==> flow/design.v <==
module exponent_multiplier (
    i_clk, i_rst_n,
    i_load, i_start, i_select,
    i_A, i_B,
    o_done, led_select, o_P,
	seg_i_A_ten, seg_i_A_unit, 
	seg_i_B_ten, seg_i_B_unit, 
	seg_o_P_thousand, seg_o_P_hundred, seg_o_P_ten, seg_o_P_unit
);
    input wire i_clk, i_rst_n;
    input wire i_load, i_start, i_select;
    input [3:0] i_A, i_B;
    output reg o_done, led_select;
    output reg [29:0] o_P;
	output reg [6:0] seg_i_A_ten, seg_i_A_unit;
	output reg [6:0] seg_i_B_ten, seg_i_B_unit;
	output reg [6:0] seg_o_P_thousand, seg_o_P_hundred, seg_o_P_ten, seg_o_P_unit;
    parameter IDLE = 3'b000, LOAD = 3'b001, CALC = 3'b010, FINISH = 3'b011;
    reg [2:0] current_state;
    reg [3:0] reg_A, reg_B;
	reg [3:0] led_reg_A, led_reg_B;
    reg [19:0] reg_A_shift;
    reg [29:0] reg_P_exp;
    reg [7:0] reg_P_mul;
    reg [3:0] counter_exp;
    reg [2:0] index_bit_B;
    reg exp_done, mul_done;
    always @(posedge i_clk or negedge i_rst_n) begin
        if (!i_rst_n) begin
            reg_A <= 4'b0;
            reg_B <= 4'b0;
            reg_P_exp <= 30'b1;
            reg_P_mul <= 8'b0;
            reg_A_shift <= 20'b0;
			led_reg_A <= 4'b0;	
			led_reg_B <= 4'b0;	
            o_done <= 0;
			led_select <= 0;
            o_P <= 30'b0;
            counter_exp <= 4'b0;
            index_bit_B <= 3'b0;
            exp_done <= 0;
            mul_done <= 0;
            current_state <= IDLE;
        end
        else begin
            case (current_state)
                IDLE: begin
                    reg_A <= 4'b0;
                    reg_B <= 4'b0;
                    reg_P_exp <= 30'b1;
                    reg_P_mul <= 8'b0;
                    reg_A_shift <= 20'b0;
                    o_done <= 0;
					led_select <= 0;
                    o_P <= 30'b0;
                    counter_exp <= 4'b0;
                    index_bit_B <= 3'b0;
                    exp_done <= 0;
                    mul_done <= 0;
                    if (!i_load) begin 
                        reg_A <= i_A;
						led_reg_A <= i_A;
                        reg_B <= i_B;
						led_reg_B <= i_B;
                        reg_A_shift <= {16'b0, i_A};
                        current_state <= LOAD;
                    end                    
                end    
                LOAD: begin                    
                    current_state <= (!i_start) ? CALC : LOAD;
                end
                CALC: begin
                    if (i_start) begin
                        if (!exp_done) begin
                            if (counter_exp < reg_B) begin
                                reg_P_exp <= reg_P_exp * reg_A;
                                counter_exp <= counter_exp + 1;
                            end
                            else begin
                                exp_done <= 1;
                            end
                        end
                        if (!mul_done) begin
                            if (index_bit_B < 4) begin
                                if (reg_B[index_bit_B]) begin
                                    reg_P_mul <= reg_P_mul + reg_A_shift[7:0];
                                end
                                reg_A_shift <= reg_A_shift << 1;
                                index_bit_B <= index_bit_B + 1;
                            end
                            else begin
                                mul_done <= 1;
                            end
                        end
                        if (exp_done && mul_done) begin
                            current_state <= FINISH;
                        end
                    end
                end
                FINISH: begin
                    o_done <= 1;
                    led_select <= !i_select;
                    if (!i_select) begin
                        o_P <= reg_P_exp;
                    end
                    else if (i_select) begin
                        o_P <= {22'b0, reg_P_mul};
                    end
                    if (!i_start) begin
                        current_state <= IDLE;
                    end
                end
            endcase
        end
    end
	always @(*) begin                 
		case (led_reg_A % 10)
			4'd0: seg_i_A_unit = 7'b1000000;
			4'd1: seg_i_A_unit = 7'b1111001;
			4'd2: seg_i_A_unit = 7'b0100100;
			4'd3: seg_i_A_unit = 7'b0110000;
			4'd4: seg_i_A_unit = 7'b0011001;
			4'd5: seg_i_A_unit = 7'b0010010;
			4'd6: seg_i_A_unit = 7'b0000010;
			4'd7: seg_i_A_unit = 7'b1111000;
			4'd8: seg_i_A_unit = 7'b0000000;
			4'd9: seg_i_A_unit = 7'b0010000;
			default: seg_i_A_unit = 7'b1000000;
		endcase
		case (led_reg_A / 10)
			4'd0: seg_i_A_ten = 7'b1000000;
			4'd1: seg_i_A_ten = 7'b1111001;
			4'd2: seg_i_A_ten = 7'b0100100;
			4'd3: seg_i_A_ten = 7'b0110000;
			4'd4: seg_i_A_ten = 7'b0011001;
			4'd5: seg_i_A_ten = 7'b0010010;
			4'd6: seg_i_A_ten = 7'b0000010;
			4'd7: seg_i_A_ten = 7'b1111000;
			4'd8: seg_i_A_ten = 7'b0000000;
			4'd9: seg_i_A_ten = 7'b0010000;
			default: seg_i_A_ten = 7'b1000000;
		endcase
		case (led_reg_B % 10)
			4'd0: seg_i_B_unit = 7'b1000000;
			4'd1: seg_i_B_unit = 7'b1111001;
			4'd2: seg_i_B_unit = 7'b0100100;
			4'd3: seg_i_B_unit = 7'b0110000;
			4'd4: seg_i_B_unit = 7'b0011001;
			4'd5: seg_i_B_unit = 7'b0010010;
			4'd6: seg_i_B_unit = 7'b0000010;
			4'd7: seg_i_B_unit = 7'b1111000;
			4'd8: seg_i_B_unit = 7'b0000000;
			4'd9: seg_i_B_unit = 7'b0010000;
			default: seg_i_B_unit = 7'b1000000;
		endcase
		case (led_reg_B / 10)
			4'd0: seg_i_B_ten = 7'b1000000;
			4'd1: seg_i_B_ten = 7'b1111001;
			4'd2: seg_i_B_ten = 7'b0100100;
			4'd3: seg_i_B_ten = 7'b0110000;
			4'd4: seg_i_B_ten = 7'b0011001;
			4'd5: seg_i_B_ten = 7'b0010010;
			4'd6: seg_i_B_ten = 7'b0000010;
			4'd7: seg_i_B_ten = 7'b1111000;
			4'd8: seg_i_B_ten = 7'b0000000;
			4'd9: seg_i_B_ten = 7'b0010000;
			default: seg_i_B_ten = 7'b1000000;
		endcase
		case (o_P % 10)
			4'd0: seg_o_P_unit = 7'b1000000;
			4'd1: seg_o_P_unit = 7'b1111001;
			4'd2: seg_o_P_unit = 7'b0100100;
			4'd3: seg_o_P_unit = 7'b0110000;
			4'd4: seg_o_P_unit = 7'b0011001;
			4'd5: seg_o_P_unit = 7'b0010010;
			4'd6: seg_o_P_unit = 7'b0000010;
			4'd7: seg_o_P_unit = 7'b1111000;
			4'd8: seg_o_P_unit = 7'b0000000;
			4'd9: seg_o_P_unit = 7'b0010000;
			default: seg_o_P_unit = 7'b1000000;
		endcase
		case ((o_P / 10) % 10)
			4'd0: seg_o_P_ten = 7'b1000000;
			4'd1: seg_o_P_ten = 7'b1111001;
			4'd2: seg_o_P_ten = 7'b0100100;
			4'd3: seg_o_P_ten = 7'b0110000;
			4'd4: seg_o_P_ten = 7'b0011001;
			4'd5: seg_o_P_ten = 7'b0010010;
			4'd6: seg_o_P_ten = 7'b0000010;
			4'd7: seg_o_P_ten = 7'b1111000;
			4'd8: seg_o_P_ten = 7'b0000000;
			4'd9: seg_o_P_ten = 7'b0010000;
			default: seg_o_P_ten = 7'b1000000;
		endcase
		case ((o_P / 100) % 10)
			4'd0: seg_o_P_hundred = 7'b1000000;
			4'd1: seg_o_P_hundred = 7'b1111001;
			4'd2: seg_o_P_hundred = 7'b0100100;
			4'd3: seg_o_P_hundred = 7'b0110000;
			4'd4: seg_o_P_hundred = 7'b0011001;
			4'd5: seg_o_P_hundred = 7'b0010010;
			4'd6: seg_o_P_hundred = 7'b0000010;
			4'd7: seg_o_P_hundred = 7'b1111000;
			4'd8: seg_o_P_hundred = 7'b0000000;
			4'd9: seg_o_P_hundred = 7'b0010000;
			default: seg_o_P_hundred = 7'b1000000;
		endcase
		case ((o_P / 1000) % 10)
			4'd0: seg_o_P_thousand = 7'b1000000;
			4'd1: seg_o_P_thousand = 7'b1111001;
			4'd2: seg_o_P_thousand = 7'b0100100;
			4'd3: seg_o_P_thousand = 7'b0110000;
			4'd4: seg_o_P_thousand = 7'b0011001;
			4'd5: seg_o_P_thousand = 7'b0010010;
			4'd6: seg_o_P_thousand = 7'b0000010;
			4'd7: seg_o_P_thousand = 7'b1111000;
			4'd8: seg_o_P_thousand = 7'b0000000;
			4'd9: seg_o_P_thousand = 7'b0010000;
			default: seg_o_P_thousand = 7'b1000000;		
		endcase
    end
endmodule
# == Reports on exponent_multiplier ==
# Module exponent_multiplier before and after one edit of its RTL, step after step.
# Lines under "before" count in the file above, lines under "after" in the edited file.
# "diff": "after" minus "before" as printed here.
# Library cell names are shortened.
# The mark - stands for no value.
# inputs
top_module,exponent_multiplier
clk_port,i_clk
cell_library,sky130hd
corner,tt_025C_1v80

# == The edit ==
# Unified diff, file above to edited file.
# A script made this edit. It changes what the design does and was not meant as an optimisation.
# begin of diff
@@ -3,5 +3,5 @@
     i_load, i_start, i_select,
     i_A, i_B,
-    o_done, led_select, o_P,
+    o_done, led_select, o_P_out,
 	seg_i_A_ten, seg_i_A_unit, 
 	seg_i_B_ten, seg_i_B_unit, 
@@ -12,8 +12,10 @@
     input [3:0] i_A, i_B;
     output reg o_done, led_select;
-    output reg [29:0] o_P;
+    output reg [29:0] o_P_out;
 	output reg [6:0] seg_i_A_ten, seg_i_A_unit;
 	output reg [6:0] seg_i_B_ten, seg_i_B_unit;
 	output reg [6:0] seg_o_P_thousand, seg_o_P_hundred, seg_o_P_ten, seg_o_P_unit;
+	reg [29:0] o_P;
+	always @(posedge i_clk) o_P_out <= o_P;
     parameter IDLE = 3'b000, LOAD = 3'b001, CALC = 3'b010, FINISH = 3'b011;
     reg [2:0] current_state;
# end of diff

# == Word-level counts ==
# Source: Yosys, flattened and elaborated, memories not mapped. Widths are those after wreduce. Registers that Yosys merges into a memory's read port (data or address) are not register bits. Print and check cells do not count.
# Yosys's memory passes give these memory sizes; they may raise the number of words (mostly to a power of two), join words into wider ones and drop unused or constant bits.
# op_classes
item,before,after,diff
add_sub_neg,3,3,0
mul,1,1,0
n_div,11,11,0
compare,2,2,0
n_eq,12,12,0
n_shift,1,1,0
muxes,50,50,0
logic,1,1,0
reduce_and_logical,20,20,0
# ops
operator,before,after,diff
2-bit inequality test (second input constant),9,9,0
28-bit logical NOT,8,8,0
7-bit 2-to-1 mux,8,8,0
3-bit 2-to-1 mux,7,7,0
8-bit 2-to-1 mux,7,7,0
1-bit 2-to-1 mux,6,6,0
4-bit 2-to-1 mux,6,6,0
30-bit 2-to-1 mux,4,4,0
1-bit parallel mux with 2-bit select,4,4,0
32-bit by 4-bit modulo with 32-bit output (second input constant),3,3,0
4-bit by 4-bit divider with 32-bit output (second input constant),2,2,0
3-bit by 2-bit == test with 1-bit output (second input constant),2,2,0
4-bit by 4-bit modulo with 32-bit output (second input constant),2,2,0
30-bit parallel mux with 2-bit select,2,2,0
8-bit parallel mux with 2-bit select,2,2,0
2-bit AND reduction,2,2,0
4-bit AND reduction,2,2,0
5-bit AND reduction,2,2,0
2-bit nonzero test,2,2,0
3-bit by 1-bit adder with 3-bit output (second input constant),1,1,0
4-bit by 1-bit adder with 4-bit output (second input constant),1,1,0
8-bit adder,1,1,0
30-bit by 10-bit divider with 32-bit output (second input constant),1,1,0
30-bit by 4-bit divider with 32-bit output (second input constant),1,1,0
30-bit by 7-bit divider with 32-bit output (second input constant),1,1,0
3-bit by 1-bit == test with 1-bit output (second input constant),1,1,0
1-bit logical AND,1,1,0
1-bit logical NOT,1,1,0
# Not every row of either side is listed.
# bits
item,before,after,diff
reg_bits,106,136,30
romBits,896,896,0
n_memories,8,8,0
in_bits,13,13,0
word_cells,124,125,1
# mem_list
item,before,after
memory_list,16x7 r1 w0; 16x7 r1 w0; 16x7 r1 w0; 16x7 r1 w0; 16x7 r1 w0; 16x7 r1 w0; [+2],16x7 r1 w0; 16x7 r1 w0; 16x7 r1 w0; 16x7 r1 w0; 16x7 r1 w0; 16x7 r1 w0; [+2]
# A list marked [+n] leaves out that many cells.

# == Longest topological paths ==
# Depth = most cells in a row (Yosys ltp): at word level without a register or memory, in the mapped netlist without a sequential cell, where the memories' decode and read muxes count.
# logic_depth
item,before,after,diff
word_depth,6,6,0
ABC_AREA,0,0,-
mapped_depth,146,138,-8
ltp_nobuf,108,104,-4

# == Mapped cells and area ==
# Yosys stat after the flow's synthesis: flattened, memories mapped to cells. It holds for the ABC_AREA given above (unset counts as 0); a run with the other value may have another netlist.
# by_type
cell,before,after,diff
a21oi_1,389,340,-49
a21o_1,60,100,40
o21ai_0,328,291,-37
dfxtp_1,0,30,30
o21bai_1,41,12,-29
o31a_1,14,36,22
nor3_1,252,231,-21
a211oi_1,101,80,-21
or2_2,68,47,-21
a31oi_1,62,83,21
a22o_1,29,50,21
nor2_1,511,491,-20
o21a_1,57,37,-20
a32oi_1,29,11,-18
inv_1,210,193,-17
nor4_1,91,74,-17
a2111oi_0,40,23,-17
o22ai_1,41,57,16
# Not every row of either side is listed.
# synth_totals
item,before,after,diff
cell_count,5883,5763,-120
mapped_area_um2,40028.4,39965.8,-62.6
ffs,107,137,30

# == Worst setup path after synthesis ==
# Source: OpenSTA report_checks on the synthesized netlist (no wires, ideal clock, input and output delay 20% of the period each), path of least setup slack; recovery checks are left aside. Register names are those of the netlist, which keeps one name where synthesis merged equal registers.
# synth_timing
item,before,after,diff
path_kind,reg2out,reg2out,-
start,reg o_P[25],reg o_P[29],-
end,out seg_o_P_ten[3],out seg_o_P_ten[0],-
clock_period_ps,50000,50000,0
launch_ps,0,0,0
arrival_ps,32270,31425,-845
setup_slack_ps,7730,8575,845
path_delay_ps,32270,31425,-845
driving_pins,118,116,-2
period_less_setup_slack_ps,42270,41425,-845
# "path_delay_ps" = arrival - input delay + setup time.
# A path that ends at an output port has no setup time.
# "driving_pins" counts driving pins, that of a launching flip-flop among them; a cell with two outputs on the path counts twice.
# "period_less_setup_slack_ps" = period - worst setup slack (recovery checks aside). The figure is calculated, with input and output delays left at 20% of the set period.
# Between the ends stands the longest chain of elaborated cells between them, by number of cells; it is not shown to be the way that was timed. Of several equally long chains one is given.
# Each line given opens the expression or statement behind the cell; cells for indexed reads and writes are added by Yosys, which also makes memories of some case tables.
# A memory read counts as a cell of the chain, while the word-level depth stops at memories.
# A register here has more assigning lines than the two given.
# synth_via_before
path_cell_list,dfrtp_1 buf_6 xor2_2 and2_4 a2111o_1 nand2_2 nand2_1 o211a_1 or4_4 o21a_2 buf_6 a311oi_1 o21ai_1 o22a_1 a32o_1 o211a_4 o21a_1 buf_4 [82 not listed] mux2_1 or4_1 a211o_1 o221a_1 or4_1 a2111o_1 or4b_1 clkbuf_1 or3_1 a21o_1 or4_4 nor3_4 nand3_4 xnor2_1 inv_1 ha_1 mux2i_1 nor2b_1
elab_chain_len,4
# synth_rtl_before
item,line,source
from (decl),14,output reg [29:0] o_P;
from (assign),105,o_P <= reg_P_exp;
from (assign),108,"o_P <= {22'b0, reg_P_mul};"
30-bit by 4-bit divider with 32-bit output,183,case ((o_P / 10) % 10)
32-bit by 4-bit modulo with 32-bit output,183,
memory 16 x 7 bit,183,
7-bit 2-to-1 mux,183,
to (decl),17,"output reg [6:0] seg_o_P_thousand, seg_o_P_hundred, seg_o_P_ten, seg_o_P_unit;"
# synth_via_after
path_cell_list,dfrtp_1 buf_6 or4b_1 a21oi_2 nor3_1 and2_1 a211oi_2 nand2_2 o32ai_2 nor3_2 or4_1 a31o_2 and2_1 buf_2 a31oi_4 o22ai_2 a2111o_1 a2111oi_0 [80 not listed] a222oi_1 nand3_2 nor3_1 and3_1 xor2_1 a2111oi_1 nand4_2 nor4_4 or4_1 nand3_1 or4_4 nor4_2 buf_4 and3b_1 a2111o_1 a2111oi_2 nand4_2 nor4b_1
elab_chain_len,4
# synth_rtl_after
item,line,source
from (decl),18,reg [29:0] o_P;
from (assign),107,o_P <= reg_P_exp;
from (assign),110,"o_P <= {22'b0, reg_P_mul};"
30-bit by 4-bit divider with 32-bit output,185,case ((o_P / 10) % 10)
32-bit by 4-bit modulo with 32-bit output,185,
memory 16 x 7 bit,185,
7-bit 2-to-1 mux,185,
to (decl),17,"output reg [6:0] seg_o_P_thousand, seg_o_P_hundred, seg_o_P_ten, seg_o_P_unit;"

# == Path in the finished layout ==
# From the final timing report of the runs of pair A: the path of least setup slack in the routed layout; clock arrival at registers is part of the times.
# The report prints the path's times to 10 ps; the period is as set.
# layout_timing
item,before,after,diff
path_kind,reg2out,reg2out,-
start,reg o_P[25],reg o_P[25],-
end,out seg_o_P_ten[2],out seg_o_P_ten[5],-
clock_period_ps,48900,48900,0
launch_ps,360,450,90
arrival_ps,37250,37360,110
setup_slack_ps,1870,1760,-110
driving_pins,114,110,-4
# Between the ends stands the longest chain of elaborated cells between them, by number of cells; it is not shown to be the way that was timed. Of several equally long chains one is given.
# A memory read counts as a cell of the chain, while the word-level depth stops at memories.
# A register here has more assigning lines than the two given.
# layout_via_before
path_cell_list,dfrtp_4 or4b_4 a311oi_1 a311oi_1 o21ai_1 a22oi_1 o211a_1 or4_4 o21a_4 mux2i_1 o32ai_2 or2_1 nor2_1 buf_4 o311ai_4 o21a_4 nor3_1 o41ai_2 [78 not listed] nor4_1 mux2_1 or4_1 a211o_2 o221a_1 or4_1 a2111o_1 or4b_1 or3_1 a21o_1 or4_4 nor3_4 nand3_4 mux2i_1 a2111oi_4 nand4_2 nor3_2 clkdlybuf4s50_1
elab_chain_len,4
# layout_rtl_before
item,line,source
from (decl),14,output reg [29:0] o_P;
from (assign),105,o_P <= reg_P_exp;
from (assign),108,"o_P <= {22'b0, reg_P_mul};"
30-bit by 4-bit divider with 32-bit output,183,case ((o_P / 10) % 10)
32-bit by 4-bit modulo with 32-bit output,183,
memory 16 x 7 bit,183,
7-bit 2-to-1 mux,183,
to (decl),17,"output reg [6:0] seg_o_P_thousand, seg_o_P_hundred, seg_o_P_ten, seg_o_P_unit;"
# layout_via_after
path_cell_list,dfrtp_2 or3_1 a22oi_1 o21ai_0 nor2_2 a221o_1 nand2_1 a31o_1 or3_1 nor2_1 nand4_1 a31o_1 a211oi_4 buf_4 nand2_1 o311ai_2 o21ai_2 a22o_1 [74 not listed] and3_4 or3_1 maj3_1 xor2_1 nand4_2 nor4_4 buf_4 or4_1 nand3_1 or4_4 nor4_4 buf_4 and3b_1 a2111o_1 a2111oi_2 nand4_2 nor4b_1 clkdlybuf4s50_1
elab_chain_len,4
# layout_rtl_after
item,line,source
from (decl),18,reg [29:0] o_P;
from (assign),107,o_P <= reg_P_exp;
from (assign),110,"o_P <= {22'b0, reg_P_mul};"
30-bit by 4-bit divider with 32-bit output,185,case ((o_P / 10) % 10)
32-bit by 4-bit modulo with 32-bit output,185,
memory 16 x 7 bit,185,
7-bit 2-to-1 mux,185,
to (decl),17,"output reg [6:0] seg_o_P_thousand, seg_o_P_hundred, seg_o_P_ten, seg_o_P_unit;"

# == Layout results ==
# Both versions went through the flow (Yosys, OpenROAD) with the same settings in each pair. Constraints: input delay and output delay 20% of the set period each, output load 0.01 pF.
# settings_pair_A
CORE_UTILIZATION,40
PLACE_DENSITY,0.6
period_ns,48.9
CAP_MARGIN,20
CORE_MARGIN,2
SLEW_MARGIN,20
# measured_pair_A
item,before,after,diff
synthArea_um2,40028.4,39965.8,-62.6
die_um2,102618.0,102458.0,-160.0
final_cell_area_um2,43959.7,43964.7,5.0
finish.utilization_frac,0.441,0.445,0.004
final_setup_ws_ps,1873,1758,-115
setupTns_ps,0,0,0
hold_worst_slack_ps,489,486,-3
clock_period_reached_ps,47027,47142,115
# settings_pair_B
CAP_MARGIN,10
CORE_ASPECT_RATIO,1.45
CORE_MARGIN,5
CORE_UTILIZATION,30
MIN_ROUTING_LAYER,met1
SETUP_SLACK_MARGIN,5.0
TNS_END_PERCENT,25
period_ns,82.1
SLEW_MARGIN,20
# measured_pair_B
item,before,after,diff
synthArea_um2,40028.4,39965.8,-62.6
die_um2,140958.0,140746.0,-212.0
final_cell_area_um2,42560.8,42786.0,225.2
finish.utilization_frac,0.321,0.323,0.002
final_setup_ws_ps,19152,19995,843
setupTns_ps,0,0,0
hold_worst_slack_ps,485,483,-2
clock_period_reached_ps,62948,62105,-843
# "clock_period_reached_ps": clock period set for the run, less the worst setup slack. It is reckoned from that one timing run; input and output delays stay at 20% of the period that was set.
